==> flow/design.v <==
`timescale 1ns / 1ps
module division_float_32(clock, start, operand1, operand2, result, finish, illegal);
	input clock;  
	input start;  
	input [31:0] operand1, operand2;  
	output reg [31:0] result;  
	output reg finish;  
	output illegal;  
	reg [7:0] exponent;
	reg [23:0] significand1, significand2;
	reg [95:0] temp_operand1, temp_operand2;  
	reg [95:0] sub_result;
	reg [5:0] step;  
	always @(posedge clock) begin  
		if(start) begin
			significand1 = {1'b1, operand1[22:0]};
			significand2 = {1'b1, operand2[22:0]};
			temp_operand1 = {significand1, 24'b0};  
			temp_operand2 = {significand2, 48'b0};  
			finish = 0;
			step = 0;
		end
		if(step == 48) begin  
			sub_result = temp_operand1;  
			exponent = 127 + operand1[30:23] - operand2[30:23];
			if(sub_result[72:48] * 2 > significand2) begin
				sub_result = sub_result + 1;
			end
			if(sub_result[24]) begin
				result[22:0] = sub_result[23:1];
			end else begin
				exponent = exponent - 1;
				result[22:0] = sub_result[22:0];
			end
			if((127 + operand1[30:23]) < operand2[30:23]) begin
				exponent = 0;
			end
			result[31] = operand1[31] ^ operand2[31];
			result[30:23] = exponent;
			if(operand1 == 0) result = 0;
			finish = 1;
		end else begin  
			temp_operand1 = temp_operand1 << 1;  
			if (temp_operand1 >= temp_operand2) temp_operand1 = temp_operand1 - temp_operand2 + 1;
			step = step + 1;  
		end
	end
	assign illegal = (operand2 == 0) ? 1 : 0;  
endmodule
## From RTL to reports: division_float_32

What the tools print for division_float_32, step after step.
Lines are those of the file above, counted from 1.
Library cell names are shortened.
Not given: n/a

- Top module: division_float_32
- Clock port: clock
- Cell library: sky130hd
- Library corner: tt_025C_1v80

## Word-level counts

Yosys after proc, flatten, opt, wreduce and memory -nomap, before mapping. Memory bits, and registers merged into a memory's read port (data or address), are not among the register bits. Print and check cells are not counted. Equal cells are merged and count once.

- Magnitude comparators: 3
- Shifts and indexed selects: 0
- Equality and inequality tests: 1
- Bitwise gates (word level): 1
- Add/subtract/negate cells: 7
- Reduce/logical cells: 3
- Div/mod/pow operators: 0
- $mul: 0
- Multiplexer cells: 12

Operators with widths:

| kind | number |
|---|---|
| 2-to-1 mux 96 bit | 4 |
| adder 96 x 1 -> 96 bit with constant B | 1 |
| subtractor 96 bit | 1 |
| >= comparator 96 bit | 1 |
| zero test 32 bit | 2 |
| 2-to-1 mux 25 bit | 2 |
| > comparator 26 x 24 -> 1 bit | 1 |
| adder 25 x 1 -> 25 bit with constant B | 1 |
| 2-to-1 mux 24 bit | 1 |
| 2-to-1 mux 23 bit | 1 |
| 2-to-1 mux 6 bit | 2 |
| adder 7 x 8 -> 9 bit with constant A | 1 |
| < comparator 9 x 8 -> 1 bit | 1 |
| subtractor 8 x 1 -> 8 bit with constant B | 1 |
| subtractor 8 bit | 1 |
| 2-to-1 mux 8 bit | 1 |
| adder 6 x 1 -> 6 bit with constant B | 1 |
| == test 6 bit with constant B | 1 |
| OR reduction 2 bit | 1 |
| XOR 1 bit | 1 |
| 2-to-1 mux 1 bit | 1 |

- Word width x clocked read ports: 0
- Word-level cells: 34
- Memory bits (read-only): 0
- Memories kept: 0
- Bits in registers: 255
- Memory bits (writable): 0
- Latch bits: 0

## Logic depth

Yosys ltp: most cells in a row. Word level: on the elaborated netlist, between registers, memories and ports. Mapped: between sequential cells and ports; inverters and the memories' decode and read muxes count.

- Depth after elaboration: 5
- ABC_AREA: 0
- Mapped depth: 24

## Mapped cells and area

The flow's flattened synthesis, as Yosys stat reports it; memories are mapped. The netlist is that of the ABC_AREA named above (0 if unset); the other value can give another one.

- Area of sequential cells: 5405.2 µm²
- Buffers: 99
- Mapped area: 20771.2 µm²
- Standard cells after synthesis: 2658
- Mapped flip-flops: 254

Cells by type:

| type | number | total area (µm²) |
|---|---|---|
| dfxtp_1 | 222 | 4.44E+03 |
| ha_1 | 217 | 2.72E+03 |
| nand2_1 | 312 | 1.17E+03 |
| a21oi_1 | 215 | 1.08E+03 |
| inv_1 | 260 | 975.936 |
| edfxtp_1 | 32 | 960.922 |
| nor2_1 | 217 | 814.531 |
| fa_1 | 36 | 720.691 |
| o21ai_0 | 141 | 705.677 |
| xnor2_1 | 74 | 648.122 |
| nor2b_1 | 94 | 588.064 |
| xor2_1 | 56 | 490.47 |
| mux2i_1 | 39 | 390.374 |
| a21boi_0 | 49 | 367.853 |
| a21o_1 | 40 | 300.288 |
| nand4_1 | 44 | 275.264 |
| nand3_1 | 53 | 265.254 |
| clkbuf_1 | 60 | 225.216 |

Other cell types: 84; their cells: 497.

## Worst setup path after synthesis

OpenSTA on the mapped netlist: ideal clock, no wires. The path of least setup slack (recovery checks aside). Input and output delay are each 20% of the period. Register names are those of the netlist, which keeps one name where synthesis merged equal registers.

- Path type: input to register
- From: in start
- To: reg temp_operand1[89]
- Stages on the path: 21
- Buffers on the path: 6
- Time at the first pin: 1.100 ns
- Path delay: 4.407 ns
- Clock period: 5.5 ns
- Data arrival time: 5.385 ns
- Input delay: 1.100 ns
- Slack: -0.007 ns
- Period reached after synthesis: 5.507 ns

"path delay" = arrival - input delay + setup time.
"stages on the path" counts driving pins, that of a launching flip-flop among them; a cell with two outputs on the path counts twice.
"period reached after synthesis" = period - worst setup slack (recovery checks aside). The figure is calculated, with input and output delays left at 20% of the set period.
Between the ends stands the longest chain of elaborated cells between them, by number of cells; it is not shown to be the way that was timed. Of several equally long chains one is given.
Each line given opens the expression or statement behind the cell; cells for indexed reads and writes are added by Yosys, which also makes memories of some case tables.
A register here has more assigning lines than the two given.

- Cells stage by stage: buf_6 > buf_6 > buf_4 > clkbuf_1 > buf_1 > clkbuf_1 > nand2_1 > a21boi_0 > ha_1 > inv_1 > fa_1 > nand2b_1 > nor3b_1 > nand2_1 > nor4_1 > a211oi_2 > o31ai_1 > o221ai_2 > xnor2_1 > a221oi_1 > nor2_1
- Cells in the longest elaborated chain: 5

Ends and longest elaborated chain, post-synthesis:

| item | line | source |
|---|---|---|
| from (decl) | 4 | `input start;` |
| 2-to-1 mux 96 bit | 15 | `if(start) begin` |
| subtractor 96 bit | 44 | `if (temp_operand1 >= temp_operand2) temp_operand1 = temp_operand1 - temp_operand2 + 1;` |
| adder 96 x 1 -> 96 bit | 44 |  |
| 2-to-1 mux 96 bit | 44 |  |
| 2-to-1 mux 96 bit | 23 | `if(step == 48) begin` |
| to (assign) | 18 | `temp_operand1 = {significand1, 24'b0};` |
| to (assign) | 43 | `temp_operand1 = temp_operand1 << 1;` |
| to (decl) | 11 | `reg [95:0] temp_operand1, temp_operand2;` |

## Worst path after layout

From the final timing report of run 1: the path of least setup slack in the routed layout; clock arrival at registers is part of the times.

- Path type: input to register
- From: in start
- To: reg temp_operand1[82]
- Clock period: 5.5 ns
- Stages on the path: 20
- Input delay: 1.10 ns
- Data arrival time: 5.45 ns
- Time at the first pin: 1.10 ns
- Slack: 0.56 ns
- Buffers on the path: 3

Between the ends stands the longest chain of elaborated cells between them, by number of cells; it is not shown to be the way that was timed. Of several equally long chains one is given.
A register here has more assigning lines than the two given.

- Cells stage by stage: buf_4 > inv_4 > buf_12 > nand2_1 > ha_1 > ha_1 > inv_1 > fa_1 > nor2b_1 > o21bai_1 > a31o_1 > a211oi_2 > o21ai_2 > o41ai_1 > buf_4 > a21o_1 > a21o_1 > a21oi_1 > mux2i_1 > nor3_1
- Cells in the longest elaborated chain: 5

Ends and longest elaborated chain, after layout:

| item | line | source |
|---|---|---|
| from (decl) | 4 | `input start;` |
| 2-to-1 mux 96 bit | 15 | `if(start) begin` |
| subtractor 96 bit | 44 | `if (temp_operand1 >= temp_operand2) temp_operand1 = temp_operand1 - temp_operand2 + 1;` |
| adder 96 x 1 -> 96 bit | 44 |  |
| 2-to-1 mux 96 bit | 44 |  |
| 2-to-1 mux 96 bit | 23 | `if(step == 48) begin` |
| to (assign) | 18 | `temp_operand1 = {significand1, 24'b0};` |
| to (assign) | 43 | `temp_operand1 = temp_operand1 << 1;` |
| to (decl) | 11 | `reg [95:0] temp_operand1, temp_operand2;` |

Hand-over note for division_float_32

Record of 5 stored runs of the RTL-to-layout flow on division_float_32, platform sky130hd. The runs are unordered. Constraints: input delay and output delay 20% of the set period each, output load 0.01 pF.
"achieved clock period": clock period set for the run, less the worst setup slack. It is reckoned from that one timing run; input and output delays stay at 20% of the period that was set.
"critical path time" is the time allowed to the run's worst setup path (the clock period less input and output delay, where it has them) less its slack. Clock arrival times count: a late capture clock shortens it, a late launch clock lengthens it.

### Run 1

Settings: `period_ns=5.5`, `CAP_MARGIN=20`, `CORE_MARGIN=2`, `CORE_UTILIZATION=40`, `SLEW_MARGIN=20`

- Area of the synthesized netlist: 20771.2 µm²
- Die size: 53766.0 µm²
- Area of the standard cells in the finished layout: 23880.4 µm²
- Final utilization: 46.5 %
- Worst setup slack after layout: 0.565 ns
- Achieved clock period: 4.935 ns
- Critical path time: 3.84 ns
- Class of the worst setup path: input to register

### Run 2

Settings: `ABC_AREA=0`, `CAP_MARGIN=25`, `CELL_PAD_IN_SITES_DETAIL_PLACEMENT=1`, `CELL_PAD_IN_SITES_GLOBAL_PLACEMENT=3`, `CORE_ASPECT_RATIO=0.73`, `CORE_MARGIN=5`, `CORE_UTILIZATION=17`, `CTS_CLUSTER_SIZE=25`, `GPL_TIMING_DRIVEN=1`, `MAX_ROUTING_LAYER=met4`, `PLACE_DENSITY_LB_ADDON=0.08`, `TNS_END_PERCENT=50`, `period_ns=6.83`, `SLEW_MARGIN=20`

- Area of the synthesized netlist: 20771.2 µm²
- Die size: 129362.0 µm²
- Area of the standard cells in the finished layout: 25335.5 µm²
- Final utilization: 20.9 %
- Worst setup slack after layout: 1.085 ns
- Achieved clock period: 5.745 ns
- Critical path time: 4.38 ns
- Class of the worst setup path: input to register

### Run 3

Settings: `ABC_AREA=0`, `CELL_PAD_IN_SITES_DETAIL_PLACEMENT=1`, `CELL_PAD_IN_SITES_GLOBAL_PLACEMENT=3`, `CORE_ASPECT_RATIO=0.73`, `CORE_MARGIN=5`, `CORE_UTILIZATION=17`, `CTS_CLUSTER_SIZE=25`, `GPL_TIMING_DRIVEN=0`, `MAX_ROUTING_LAYER=met4`, `PLACE_DENSITY_LB_ADDON=0.25`, `TNS_END_PERCENT=50`, `period_ns=6.83`, `CAP_MARGIN=20`, `SLEW_MARGIN=20`

- Area of the synthesized netlist: 20771.2 µm²
- Die size: 129362.0 µm²
- Area of the standard cells in the finished layout: 25525.7 µm²
- Final utilization: 21.1 %
- Worst setup slack after layout: 0.051 ns
- Achieved clock period: 6.779 ns
- Critical path time: 5.41 ns
- Class of the worst setup path: input to register

### Run 4

Settings: `CORE_UTILIZATION=33`, `period_ns=5.05`, `CAP_MARGIN=20`, `CORE_MARGIN=2`, `SLEW_MARGIN=20`

- Area of the synthesized netlist: 20771.2 µm²
- Die size: 64966.4 µm²
- Area of the standard cells in the finished layout: 26026.2 µm²
- Final utilization: 42.0 %
- Worst setup slack after layout: 0.283 ns
- Achieved clock period: 4.767 ns
- Critical path time: 3.76 ns
- Class of the worst setup path: input to register

### Run 5

Settings: `CELL_PAD_IN_SITES_DETAIL_PLACEMENT=1`, `GPL_TIMING_DRIVEN=0`, `HOLD_SLACK_MARGIN=0.28`, `MAX_ROUTING_LAYER=met4`, `MIN_ROUTING_LAYER=met2`, `SLEW_MARGIN=15`, `TNS_END_PERCENT=55`, `period_ns=5.5`, `CAP_MARGIN=20`, `CORE_MARGIN=2`, `CORE_UTILIZATION=40`

- Area of the synthesized netlist: 20771.2 µm²
- Die size: 53766.0 µm²
- Area of the standard cells in the finished layout: 24823.8 µm²
- Final utilization: 48.4 %
- Worst setup slack after layout: 0.018 ns
- Achieved clock period: 5.482 ns
- Critical path time: 4.38 ns
- Class of the worst setup path: input to register

End of note.
